==> flow/design.v <==
`timescale 1ns/10ps
module SVD (
    clk,
    rst,
    we,
    oe,
    data_i,
    element_sel,
    ready,
    data_o_UV,
    data_o_S
);
input                clk;
input                rst;
input                we;
input                oe;
input         [1:0]  element_sel;
input         [4:0]  data_i;
output reg           ready;
output        [7:0]  data_o_UV;
output        [6:0]  data_o_S;
parameter STAND_BY   = 3'd0;
parameter DATA_IN    = 3'd1;
parameter CACULATION = 3'd2;
parameter READY      = 3'd3;
parameter DATA_OUT   = 3'd4;
parameter INPUT_0    = 2'd0;
parameter INPUT_1    = 2'd1;
parameter INPUT_2    = 2'd2;
parameter INPUT_3    = 2'd3;
parameter OUTPUT_0   = 2'd0;
parameter OUTPUT_1   = 2'd1;
parameter OUTPUT_2   = 2'd2;
parameter OUTPUT_3   = 2'd3;
wire                 next_start;
wire                 next_output_bit_sel;
wire                 finish;
wire                 ready_next;
reg           [2:0]  state;
reg           [2:0]  next_state;
reg                  start;
reg                  output_bit_sel;
reg           [2:0]  element_cnt;
reg           [2:0]  next_element_cnt;
reg    signed [9:0]  a0_i;
reg    signed [9:0]  a1_i;
reg    signed [9:0]  a2_i;
reg    signed [9:0]  a3_i;
reg    signed [9:0]  next_a0_i;
reg    signed [9:0]  next_a1_i;
reg    signed [9:0]  next_a2_i;
reg    signed [9:0]  next_a3_i;
reg           [7:0]  data_o_UV_r;
reg           [6:0]  data_o_S_r;
wire   signed [13:0] S0, S1, S2, S3;         
wire   signed [7:0]  U0, U1, U2, U3;
wire   signed [7:0]  V0, V1, V2, V3;
reg    signed [10:0] U[0:1][0:1],            
                     U_next[0:1][0:1],
                     V[0:1][0:1],
                     V_next[0:1][0:1];
reg    signed [17:0] S[0:1][0:1],            
                     S_next[0:1][0:1];
reg                  uv_count;
wire                 uv_count_next;
reg           [3:0]  i_count;
wire          [3:0]  i_count_next;
reg                  ref_count;
wire                 ref_count_next;
reg           [1:0]  state_c, 
                     state_c_next;
reg    signed [26:0] temp_S[0:1][0:1];
reg    signed [19:0] temp_U[0:1][0:1],
                     temp_V[0:1][0:1];
parameter UV_COUNT  = 1'd1;
parameter I_COUNT   = 4'd9;
parameter REF_COUNT = 1'd1;
parameter WAIT      = 2'd0;
parameter ROTATE    = 2'd1;
parameter MULTIPLY  = 2'd2;
parameter REFLECT   = 2'd3;
wire signed [17:0] KS  = 18'b0_0000_0000_010_111_100;
wire signed [10:0] KUV = 11'b0_0_100_110_101;
integer i, j;
assign next_start  = (element_cnt == 3'd3 && next_element_cnt == 3'd4)? 1'd1 : 1'd0;
assign next_output_bit_sel = (state == DATA_OUT || state == DATA_IN)? ~output_bit_sel : 1'd0; 
assign finish = (state == DATA_OUT && element_sel == OUTPUT_3 && output_bit_sel == 1'd1)? 1'd1 : 1'd0;
assign data_o_UV   = data_o_UV_r;
assign data_o_S   = data_o_S_r;
always@(*) begin
    case(state)
        STAND_BY:begin
            if(we == 1'd1) next_state = DATA_IN;
            else next_state = STAND_BY;
        end
        DATA_IN:begin
            if(start == 1'd1) next_state = CACULATION;
            else next_state = DATA_IN;
        end
        CACULATION:begin
            if(ready == 1'd1) next_state = READY;
            else next_state = CACULATION;
        end
        READY:begin
            if(oe == 1'd1) next_state = DATA_OUT;
            else next_state = READY;
        end
        DATA_OUT:begin
            if(finish == 1'd1) next_state = STAND_BY;
            else next_state = DATA_OUT;
        end
        default:next_state = state;
    endcase
end
always@(*) begin
    next_a0_i        = a0_i;
    next_a1_i        = a1_i;
    next_a2_i        = a2_i;
    next_a3_i        = a3_i;
    next_element_cnt = 3'd0;
    data_o_UV_r      = 8'd0;
    data_o_S_r       = 7'd0;
    case(state)
        DATA_IN:begin
            case(element_sel)
                INPUT_0: begin
                    if(output_bit_sel == 1'd0) begin
                        next_a0_i[4:0] = data_i;
                        next_element_cnt = element_cnt;
                    end
                    else begin
                        next_a0_i[9:5] = data_i;
                        next_element_cnt = element_cnt + 3'd1;
                    end
                end
                INPUT_1:begin
                    if(output_bit_sel == 1'd0) begin
                        next_a1_i[4:0] = data_i;
                        next_element_cnt = element_cnt;
                    end
                    else begin
                        next_a1_i[9:5] = data_i;
                        next_element_cnt = element_cnt + 3'd1;
                    end
                end
                INPUT_2:begin
                    if(output_bit_sel == 1'd0) begin
                        next_a2_i[4:0] = data_i;
                        next_element_cnt = element_cnt;
                    end
                    else begin
                        next_a2_i[9:5] = data_i;
                        next_element_cnt = element_cnt + 3'd1;
                    end
                end
                INPUT_3:begin 
                    if(output_bit_sel == 1'd0) begin
                        next_a3_i[4:0] = data_i;
                        next_element_cnt = element_cnt;
                    end
                    else begin
                        next_a3_i[9:5] = data_i;
                        next_element_cnt = element_cnt + 3'd1;
                    end
                end
            endcase
        end
        DATA_OUT:begin
            case(element_sel)
                OUTPUT_0: begin
                    if(output_bit_sel == 1'd0) begin
                        data_o_UV_r = U0[7:0];
                        data_o_S_r  = S0[6:0];
                    end
                    else begin
                        data_o_UV_r = V0[7:0];
                        data_o_S_r  = S0[13:7];
                    end
                end
                OUTPUT_1: begin
                    if(output_bit_sel == 1'd0) begin
                        data_o_UV_r = U1[7:0];
                        data_o_S_r  = S1[6:0];
                    end
                    else begin
                        data_o_UV_r = V1[7:0];
                        data_o_S_r  = S1[13:7];
                    end
                end
                OUTPUT_2: begin
                    if(output_bit_sel == 1'd0) begin
                        data_o_UV_r = U2[7:0];
                        data_o_S_r  = S2[6:0];
                    end
                    else begin
                        data_o_UV_r = V2[7:0];
                        data_o_S_r  = S2[13:7];
                    end
                end
                OUTPUT_3: begin
                    if(output_bit_sel == 1'd0) begin
                        data_o_UV_r = U3[7:0];
                        data_o_S_r  = S3[6:0];
                    end
                    else begin
                        data_o_UV_r = V3[7:0];
                        data_o_S_r  = S3[13:7];
                    end
                end
            endcase
        end
        default:begin
            next_a0_i        = a0_i;
            next_a1_i        = a1_i;
            next_a2_i        = a2_i;
            next_a3_i        = a3_i;
            next_element_cnt = 3'd0;
            data_o_UV_r      = 8'd0;
            data_o_S_r       = 7'd0;
        end
    endcase
end
assign uv_count_next  = (state_c == WAIT)? 1'd0: uv_count + 1'b1;
assign i_count_next   = (start == 1'd1 || (uv_count == UV_COUNT && i_count == I_COUNT))? 
                            4'd0: (uv_count == UV_COUNT)? i_count + 4'd1: i_count;
assign ref_count_next = (state_c == MULTIPLY && state_c_next == REFLECT)? 1'd0: ~ref_count;
assign ready_next = (start == 1'd1)? 1'd0: (state_c == REFLECT && ref_count == REF_COUNT)? 1'd1: ready;
assign S0 = S[0][0] >>> 4;
assign S1 = S[0][1] >>> 4;
assign S2 = S[1][0] >>> 4;
assign S3 = S[1][1] >>> 4;
assign U0 = U[0][0] >>> 3;
assign U1 = U[0][1] >>> 3;
assign U2 = U[1][0] >>> 3;
assign U3 = U[1][1] >>> 3;
assign V0 = V[0][0] >>> 3;
assign V1 = V[0][1] >>> 3;
assign V2 = V[1][0] >>> 3;
assign V3 = V[1][1] >>> 3;
always@(*) begin
    state_c_next = state_c;
    case(state_c)
        WAIT:     if(start == 1'd1) state_c_next = ROTATE;
        ROTATE:   if(uv_count == UV_COUNT && i_count == I_COUNT) state_c_next = MULTIPLY;
        MULTIPLY: state_c_next = REFLECT;
        REFLECT:  if(ref_count == REF_COUNT) state_c_next = WAIT;
    endcase
end
always@(*) begin
    temp_S[0][0] = 27'd0;
    temp_S[0][1] = 27'd0;
    temp_S[1][0] = 27'd0;
    temp_S[1][1] = 27'd0;
    temp_U[0][0] = 20'd0;
    temp_U[0][1] = 20'd0;
    temp_U[1][0] = 20'd0;
    temp_U[1][1] = 20'd0;
    temp_V[0][0] = 20'd0;
    temp_V[0][1] = 20'd0;
    temp_V[1][0] = 20'd0;
    temp_V[1][1] = 20'd0;
    S_next[0][0] = S[0][0];
    S_next[0][1] = S[0][1];
    S_next[1][0] = S[1][0];
    S_next[1][1] = S[1][1];
    U_next[0][0] = U[0][0];
    U_next[0][1] = U[0][1];
    U_next[1][0] = U[1][0];
    U_next[1][1] = U[1][1];
    V_next[0][0] = V[0][0];
    V_next[0][1] = V[0][1];
    V_next[1][0] = V[1][0];
    V_next[1][1] = V[1][1];
    case(state_c)
        WAIT: begin
            if(start == 1'd1) begin
                S_next[0][0] = $signed({ {2{a0_i[9]}}, a0_i[8:0], 7'b0 });
                S_next[0][1] = $signed({ {2{a1_i[9]}}, a1_i[8:0], 7'b0 });
                S_next[1][0] = $signed({ {2{a2_i[9]}}, a2_i[8:0], 7'b0 });
                S_next[1][1] = $signed({ {2{a3_i[9]}}, a3_i[8:0], 7'b0 });
                U_next[0][0] = 11'd512;
                U_next[0][1] = 11'd0;
                U_next[1][0] = 11'd0;
                U_next[1][1] = 11'd512;
                V_next[0][0] = 11'd512;
                V_next[0][1] = 11'd0;
                V_next[1][0] = 11'd0;
                V_next[1][1] = 11'd512;
            end
        end
        ROTATE: begin
            if(uv_count == 1'd0 && S[1][0] != $signed(18'd0)) begin  
                if(S[0][0][17] ^ S[1][0][17]) begin
                    S_next[0][0] = S[0][0] - (S[1][0] >>> i_count);
                    S_next[1][0] = S[1][0] + (S[0][0] >>> i_count);
                    S_next[0][1] = S[0][1] - (S[1][1] >>> i_count);
                    S_next[1][1] = S[1][1] + (S[0][1] >>> i_count);
                    U_next[0][0] = U[0][0] - (U[0][1] >>> i_count);
                    U_next[0][1] = U[0][1] + (U[0][0] >>> i_count);
                    U_next[1][0] = U[1][0] - (U[1][1] >>> i_count);
                    U_next[1][1] = U[1][1] + (U[1][0] >>> i_count);
                end
                else begin
                    S_next[0][0] = S[0][0] + (S[1][0] >>> i_count);
                    S_next[1][0] = S[1][0] - (S[0][0] >>> i_count);
                    S_next[0][1] = S[0][1] + (S[1][1] >>> i_count);
                    S_next[1][1] = S[1][1] - (S[0][1] >>> i_count);
                    U_next[0][0] = U[0][0] + (U[0][1] >>> i_count);
                    U_next[0][1] = U[0][1] - (U[0][0] >>> i_count);
                    U_next[1][0] = U[1][0] + (U[1][1] >>> i_count);
                    U_next[1][1] = U[1][1] - (U[1][0] >>> i_count);
                end
            end
            else if(uv_count == 1'd1 && S[0][1] != $signed(18'd0))begin
                if(S[0][0][17] ^ S[0][1][17]) begin  
                    S_next[0][0] = S[0][0] - (S[0][1] >>> i_count);
                    S_next[0][1] = S[0][1] + (S[0][0] >>> i_count);
                    S_next[1][0] = S[1][0] - (S[1][1] >>> i_count);
                    S_next[1][1] = S[1][1] + (S[1][0] >>> i_count);
                    V_next[0][0] = V[0][0] - (V[0][1] >>> i_count);
                    V_next[0][1] = V[0][1] + (V[0][0] >>> i_count);
                    V_next[1][0] = V[1][0] - (V[1][1] >>> i_count);
                    V_next[1][1] = V[1][1] + (V[1][0] >>> i_count);
                end
                else begin
                    S_next[0][0] = S[0][0] + (S[0][1] >>> i_count);
                    S_next[0][1] = S[0][1] - (S[0][0] >>> i_count);
                    S_next[1][0] = S[1][0] + (S[1][1] >>> i_count);
                    S_next[1][1] = S[1][1] - (S[1][0] >>> i_count);
                    V_next[0][0] = V[0][0] + (V[0][1] >>> i_count);
                    V_next[0][1] = V[0][1] - (V[0][0] >>> i_count);
                    V_next[1][0] = V[1][0] + (V[1][1] >>> i_count);
                    V_next[1][1] = V[1][1] - (V[1][0] >>> i_count);
                end
            end
        end
        MULTIPLY: begin
            temp_S[0][0] = KS * S[0][0];
            temp_S[0][1] = KS * S[0][1];
            temp_S[1][0] = KS * S[1][0];
            temp_S[1][1] = KS * S[1][1];
            temp_U[0][0] = KUV * U[0][0];
            temp_U[0][1] = KUV * U[0][1];
            temp_U[1][0] = KUV * U[1][0];
            temp_U[1][1] = KUV * U[1][1];
            temp_V[0][0] = KUV * V[0][0];
            temp_V[0][1] = KUV * V[0][1];
            temp_V[1][0] = KUV * V[1][0];
            temp_V[1][1] = KUV * V[1][1];
            S_next[0][0] = temp_S[0][0] >>> 9; 
            S_next[0][1] = temp_S[0][1] >>> 9; 
            S_next[1][0] = temp_S[1][0] >>> 9; 
            S_next[1][1] = temp_S[1][1] >>> 9; 
            U_next[0][0] = temp_U[0][0] >>> 9; 
            U_next[0][1] = temp_U[0][1] >>> 9; 
            U_next[1][0] = temp_U[1][0] >>> 9; 
            U_next[1][1] = temp_U[1][1] >>> 9; 
            V_next[0][0] = temp_V[0][0] >>> 9; 
            V_next[0][1] = temp_V[0][1] >>> 9; 
            V_next[1][0] = temp_V[1][0] >>> 9; 
            V_next[1][1] = temp_V[1][1] >>> 9; 
        end
        REFLECT: begin
            if(S[ref_count][ref_count][17] == 1'd1) begin
                S_next[0][ref_count] = $signed(~S[0][ref_count] + 18'd1);
                S_next[1][ref_count] = $signed(~S[1][ref_count] + 18'd1);
                V_next[0][ref_count] = $signed(~V[0][ref_count] + 11'd1);
                V_next[1][ref_count] = $signed(~V[1][ref_count] + 11'd1);
            end
        end
    endcase
end
always@(posedge clk or negedge rst) begin
	if(!rst) begin
        state           <= STAND_BY;
        start           <= 1'd0;
        element_cnt     <= 3'd0;
        output_bit_sel  <= 1'd0;
        a0_i            <= 10'd0;
        a1_i            <= 10'd0;
        a2_i            <= 10'd0;
        a3_i            <= 10'd0;
        for(i = 0; i != 2; i = i + 1) begin
            for(j = 0; j != 2; j = j + 1) begin
                S[i][j] <= 18'd0;
                U[i][j] <= 11'd0;
                V[i][j] <= 11'd0;
            end
        end
        ready           <= 1'd1;
        uv_count        <= 1'd0;
        i_count         <= 4'd0;
        ref_count       <= 1'd0;
        state_c         <= WAIT;
	end
	else begin
        state           <= next_state;
        start           <= next_start;
        element_cnt     <= next_element_cnt;
        output_bit_sel  <= next_output_bit_sel;
        a0_i            <= next_a0_i;
        a1_i            <= next_a1_i;
        a2_i            <= next_a2_i;
        a3_i            <= next_a3_i;
        for(i = 0; i != 2; i = i + 1) begin
            for(j = 0; j != 2; j = j + 1) begin
                S[i][j] <= S_next[i][j];
                U[i][j] <= U_next[i][j];
                V[i][j] <= V_next[i][j];
            end
        end
        ready           <= ready_next;
        uv_count        <= uv_count_next;
        i_count         <= i_count_next;
        ref_count       <= ref_count_next;
        state_c         <= state_c_next;
	end
end
endmodule
## From RTL to reports: SVD

Tool output for the design above, in the order of the flow.
Line numbers count from 1 in the design file above.
Library cell names are shortened.
Not given: -

| design | value |
|---|---|
| top | SVD |
| clock input | clk |
| library | sky130hd |
| corner | tt_025C_1v80 |

## Word-level counts

Counts by Yosys on the flattened word-level netlist (proc, flatten, opt, wreduce). Print and check cells are left out. Cells with the same type and inputs are merged into one.

| word-level totals | value |
|---|---|
| input bits | 11 |
| output and inout bits | 16 |
| register bits after elaboration | 217 |
| elaborated cells | 322 |

| cells by class | value |
|---|---|
| bitwise operators | 14 |
| add/subtract/negate cells | 41 |
| multiply operators | 12 |
| equal/unequal tests | 38 |
| reductions and logical operators | 48 |
| muxes and demuxes | 128 |
| shift operators | 12 |

Operators with widths:

| kind | number |
|---|---|
| multiplier 10 x 11 -> 20 bit (first input constant) | 8 |
| multiplier 7 x 18 -> 25 bit (first input constant) | 4 |
| 2-to-1 mux 18 bit | 33 |
| case mux 18 bit (select 4 bit) | 6 |
| 2-to-1 mux 11 bit | 34 |
| case mux 11 bit (select 4 bit) | 5 |
| adder 18 bit | 8 |
| subtractor 18 bit | 8 |
| case mux 11 bit (select 3 bit) | 4 |
| case mux 18 bit (select 2 bit) | 3 |
| adder 11 bit | 8 |
| subtractor 11 bit | 8 |
| >>> shifter 11 x 4 -> 11 bit | 8 |
| >>> shifter 18 x 4 -> 18 bit | 4 |
| case mux 11 bit (select 2 bit) | 3 |
| 2-to-1 mux 10 bit | 4 |
| 2-to-1 mux 8 bit | 5 |
| adder 18 x 1 -> 18 bit (second input constant) | 2 |
| NOT 18 bit | 2 |
| nonzero test 18 bit | 2 |
| 2-to-1 mux 7 bit | 5 |
| case mux 8 bit (select 4 bit) | 1 |
| case mux 7 bit (select 4 bit) | 1 |
| AND reduction 3 bit | 9 |
| != test 2 bit (second input constant) | 13 |
| OR reduction 3 bit | 8 |
| adder 11 x 1 -> 11 bit (second input constant) | 2 |
| NOT 11 bit | 2 |

Not listed: further kinds 31, cells in them 93.

## Logic depth

Depth = most cells in a row (Yosys ltp): at word level without a register or memory, in the mapped netlist without a sequential cell, where the memories' decode and read muxes count.

| depth | value |
|---|---|
| word-level depth | 12 |
| ABC_AREA | 0 |
| gate-level depth with buffers | 32 |
| gate-level depth less buffers | 28 |

## Synthesis result

The flow's flattened synthesis, as Yosys stat reports it; memories are mapped. The netlist is that of the ABC_AREA named above (0 if unset); the other value can give another one.

Cell types:

| cell | number | total area (µm²) |
|---|---|---|
| ha_1 | 776 | 9.71E+03 |
| fa_1 | 428 | 8.57E+03 |
| dfrtp_1 | 218 | 5.46E+03 |
| xnor2_1 | 375 | 3,284.4 |
| inv_1 | 703 | 2.64E+03 |
| mux2i_1 | 206 | 2.06E+03 |
| mux4_2 | 88 | 1.98E+03 |
| a21oi_1 | 364 | 1.82E+03 |
| nand2_1 | 478 | 1.79E+03 |
| o21ai_0 | 351 | 1.76E+03 |
| xor2_1 | 186 | 1.63E+03 |
| nor2_1 | 430 | 1.61E+03 |
| mux2_2 | 68 | 765.734 |
| clkbuf_1 | 191 | 716.938 |
| a21o_1 | 76 | 570.547 |
| a221oi_1 | 54 | 472.954 |
| nor3_1 | 79 | 395.379 |
| nand3_1 | 69 | 345.331 |

Other cell types: 82; their cells: 854.

| synthesis totals | value |
|---|---|
| buffer cells | 258 |
| flip-flop cells | 221 |
| cell count | 5,994 |
| sequential area | 0.0055341 mm² |
| mapped area | 0.0519573 mm² |

## Path before layout

OpenSTA on the mapped netlist: ideal clock, no wires. The path of least setup slack (recovery checks aside). Input and output delay are each 20% of the period. Register names are those of the netlist, which keeps one name where synthesis merged equal registers.

| timing path post-synthesis | value |
|---|---|
| path type | reg2reg |
| from | register i_count[3] |
| to | register S |
| launch time at the first pin | 0.000 ns |
| setup slack | 1.652 ns |
| setup time | 0.149 ns |
| path delay | 6.348 ns |
| buffers on the path | 5 |
| period | 8.0 ns |
| required time | 7.851 ns |
| stages | 31 |
| arrival | 6.199 ns |
| period reached after synthesis | 6.348 ns |

"path delay" = arrival - input delay + setup time.
"stages": output pins that drive a net of the path, with the launching flip-flop's if there is one; two outputs of one cell count as two.
"period reached after synthesis" = period - worst setup slack (recovery checks aside). The figure is calculated, with input and output delays left at 20% of the set period.
An end named without its bit number is one bit of that signal or, where synthesis recoded a state register, one of its new flip-flops.
Between the ends stands the longest chain of elaborated cells between them, by number of cells; it is not shown to be the way that was timed. Of several equally long chains one is given.
A line is the first line of the expression or statement that the cell stems from. Yosys adds cells for indexed reads and writes and turns some case tables into memories.

| between the ends, post-synthesis | value |
|---|---|
| cell sequence | dfrtp_1 > buf_2 > inv_1 > buf_2 > buf_2 > clkbuf_1 > buf_2 > mux2i_1 > mux2_2 > ha_1 > inv_1 > nor2_1 > or4_1 > a211o_1 > a211o_1 > nand3b_4 > or2_1 > nor2_1 > xnor2_1 > o21ai_1 > ha_1 > or3_1 > nor3_1 > nor4b_1 > o21ai_0 > o221ai_1 > a31o_2 > nand4_1 > o31ai_1 > a311oi_1 > a41oi_1 |
| length of the longest elaborated chain | 6 |
| elaborated cells on any way between the ends | 11 |
| those cells by class | add/sub (4); shift (2); mux (5) |

RTL lines, path post-synthesis:

| element | line | source |
|---|---|---|
| start: declaration | 66 | `reg           [3:0]  i_count;` |
| start: assignment | 392 | `i_count         <= 4'd0;` |
| start: assignment | 414 | `i_count         <= i_count_next;` |
| >>> shifter 18 x 4 -> 18 bit | 327 | `S_next[0][1] = S[0][1] - (S[0][0] >>> i_count);` |
| subtractor 18 bit | 327 |  |
| 2-to-1 mux 18 bit | 315 | `if(S[0][0][17] ^ S[0][1][17]) begin` |
| 2-to-1 mux 18 bit | 314 | `else if(uv_count == 1'd1 && S[0][1] != $signed(18'd0))begin` |
| 2-to-1 mux 18 bit | 292 | `if(uv_count == 1'd0 && S[1][0] != $signed(18'd0)) begin` |
| case mux 18 bit (select 4 bit) | 274 | `case(state_c)` |
| end: assignment | 385 | `S[i][j] <= 18'd0;` |
| end: assignment | 407 | `S[i][j] <= S_next[i][j];` |
| end: declaration | 62 | `reg    signed [17:0] S[0:1][0:1],` |

## Path in the finished layout

From the final timing report of flow run A: the path of least setup slack in the routed layout; clock arrival at registers is part of the times.

| timing path after layout | value |
|---|---|
| path type | reg2reg |
| from | register i_count[1] |
| to | register S |
| launch time at the first pin | 0.63 ns |
| stages | 24 |
| setup slack | 0.55 ns |
| period | 7.48 ns |
| required time | 7.96 ns |
| buffers on the path | 1 |
| setup time | 0.13 ns |
| arrival | 7.41 ns |

An end named without its bit number is one bit of that signal or, where synthesis recoded a state register, one of its new flip-flops.
Between the ends stands the longest chain of elaborated cells between them, by number of cells; it is not shown to be the way that was timed. Of several equally long chains one is given.

| between the ends, after layout | value |
|---|---|
| cell sequence | dfrtp_4 > buf_12 > mux2i_1 > mux4_2 > nor2_1 > a21oi_1 > ha_1 > nand2_1 > o22ai_2 > nor2b_1 > nand4_1 > a211oi_1 > o221ai_1 > nand2b_1 > nor2_1 > xor2_1 > o21ai_0 > ha_1 > o41ai_1 > o2111ai_1 > a21oi_1 > xnor2_1 > a2111oi_0 > a21oi_1 |
| length of the longest elaborated chain | 6 |
| elaborated cells on any way between the ends | 11 |
| those cells by class | add/sub (4); shift (2); mux (5) |

RTL lines, path after layout:

| element | line | source |
|---|---|---|
| start: declaration | 66 | `reg           [3:0]  i_count;` |
| start: assignment | 392 | `i_count         <= 4'd0;` |
| start: assignment | 414 | `i_count         <= i_count_next;` |
| >>> shifter 18 x 4 -> 18 bit | 328 | `S_next[1][0] = S[1][0] + (S[1][1] >>> i_count);` |
| adder 18 bit | 328 |  |
| 2-to-1 mux 18 bit | 315 | `if(S[0][0][17] ^ S[0][1][17]) begin` |
| 2-to-1 mux 18 bit | 314 | `else if(uv_count == 1'd1 && S[0][1] != $signed(18'd0))begin` |
| 2-to-1 mux 18 bit | 292 | `if(uv_count == 1'd0 && S[1][0] != $signed(18'd0)) begin` |
| case mux 18 bit (select 4 bit) | 274 | `case(state_c)` |
| end: assignment | 385 | `S[i][j] <= 18'd0;` |
| end: assignment | 407 | `S[i][j] <= S_next[i][j];` |
| end: declaration | 62 | `reg    signed [17:0] S[0:1][0:1],` |

# Flow runs of SVD

Stored flow runs of SVD (6 of them; Yosys, OpenROAD, sky130hd). They differ in their settings and are not a sequence. Constraints: input delay and output delay 20% of the set period each, output load 0.01 pF.
"achieved clock period": clock period set for the run, less the worst setup slack. It is reckoned from that one timing run; input and output delays stay at 20% of the period that was set.
"time of the worst setup path" means the part of the period allowed to the worst setup path (the constraints hold back 20% at inputs and 20% at outputs) less its slack; where the path has registers, the arrival times of their clocks count too.

#### Flow run A

| setting | value |
|---|---|
| CORE_UTILIZATION | `49` |
| period_ns | `7.48` |
| CAP_MARGIN | `20` |
| CORE_MARGIN | `2` |
| SLEW_MARGIN | `20` |

| result | value |
|---|---|
| standard-cell area of the final layout | 0.0553543 mm² |
| setup slack of the worst path | 0.545 ns |
| die size | 0.108656 mm² |
| time of the worst setup path | 6.93 ns |
| worst setup path type | reg2reg |
| achieved clock period | 6.935 ns |
| netlist area reported by Yosys | 0.0519573 mm² |
| utilization | 52.6% |
| worst hold slack in the final report | 0.494 ns |
| total negative setup slack | 0.000 ns |

#### Flow run B

| setting | value |
|---|---|
| period_ns | `7.2` |
| CAP_MARGIN | `20` |
| CORE_MARGIN | `2` |
| CORE_UTILIZATION | `40` |
| SLEW_MARGIN | `20` |

| result | value |
|---|---|
| standard-cell area of the final layout | 0.0557873 mm² |
| setup slack of the worst path | 0.397 ns |
| die size | 0.132791 mm² |
| time of the worst setup path | 6.80 ns |
| worst setup path type | reg2reg |
| achieved clock period | 6.803 ns |
| netlist area reported by Yosys | 0.0519573 mm² |
| utilization | 43.2% |
| worst hold slack in the final report | 0.490 ns |
| total negative setup slack | 0.000 ns |

#### Flow run C

| setting | value |
|---|---|
| ABC_AREA | `1` |
| CAP_MARGIN | `15` |
| CELL_PAD_IN_SITES_GLOBAL_PLACEMENT | `1` |
| CORE_ASPECT_RATIO | `0.51` |
| CTS_CLUSTER_DIAMETER | `164` |
| CTS_CLUSTER_SIZE | `31` |
| GPL_ROUTABILITY_DRIVEN | `1` |
| MIN_ROUTING_LAYER | `met2` |
| SETUP_SLACK_MARGIN | `-0.28` |
| SLEW_MARGIN | `30` |
| period_ns | `8.0` |
| CORE_MARGIN | `2` |
| CORE_UTILIZATION | `40` |

Incomplete, routing halted on GRT-0116.

#### Flow run D

| setting | value |
|---|---|
| CTS_CLUSTER_DIAMETER | `242` |
| GPL_ROUTABILITY_DRIVEN | `0` |
| GPL_TIMING_DRIVEN | `0` |
| HOLD_SLACK_MARGIN | `0.09` |
| PLACE_DENSITY_LB_ADDON | `0.13` |
| period_ns | `7.67` |
| CAP_MARGIN | `20` |
| CORE_MARGIN | `2` |
| CORE_UTILIZATION | `40` |
| SLEW_MARGIN | `20` |

| result | value |
|---|---|
| standard-cell area of the final layout | 0.0561088 mm² |
| setup slack of the worst path | -0.036 ns |
| die size | 0.132791 mm² |
| time of the worst setup path | 7.71 ns |
| worst setup path type | reg2reg |
| achieved clock period | 7.706 ns |
| netlist area reported by Yosys | 0.0519573 mm² |
| utilization | 43.4% |
| worst hold slack in the final report | 0.490 ns |
| total negative setup slack | -0.036 ns |

#### Flow run E

| setting | value |
|---|---|
| ABC_AREA | `1` |
| CORE_ASPECT_RATIO | `0.87` |
| CTS_CLUSTER_DIAMETER | `395` |
| CTS_CLUSTER_SIZE | `31` |
| GPL_ROUTABILITY_DRIVEN | `0` |
| MIN_ROUTING_LAYER | `met2` |
| SETUP_SLACK_MARGIN | `-0.28` |
| SLEW_MARGIN | `0` |
| period_ns | `8.0` |
| CAP_MARGIN | `20` |
| CORE_MARGIN | `2` |
| CORE_UTILIZATION | `40` |

Incomplete, routing halted on GRT-0116.

#### Flow run F

| setting | value |
|---|---|
| SETUP_SLACK_MARGIN | `0.25` |
| period_ns | `7.48` |
| CAP_MARGIN | `20` |
| CORE_MARGIN | `2` |
| CORE_UTILIZATION | `40` |
| SLEW_MARGIN | `20` |

| result | value |
|---|---|
| standard-cell area of the final layout | 0.0556396 mm² |
| setup slack of the worst path | 0.616 ns |
| die size | 0.132791 mm² |
| time of the worst setup path | 6.86 ns |
| worst setup path type | reg2reg |
| achieved clock period | 6.864 ns |
| netlist area reported by Yosys | 0.0519573 mm² |
| utilization | 43.1% |
| worst hold slack in the final report | 0.488 ns |
| total negative setup slack | 0.000 ns |
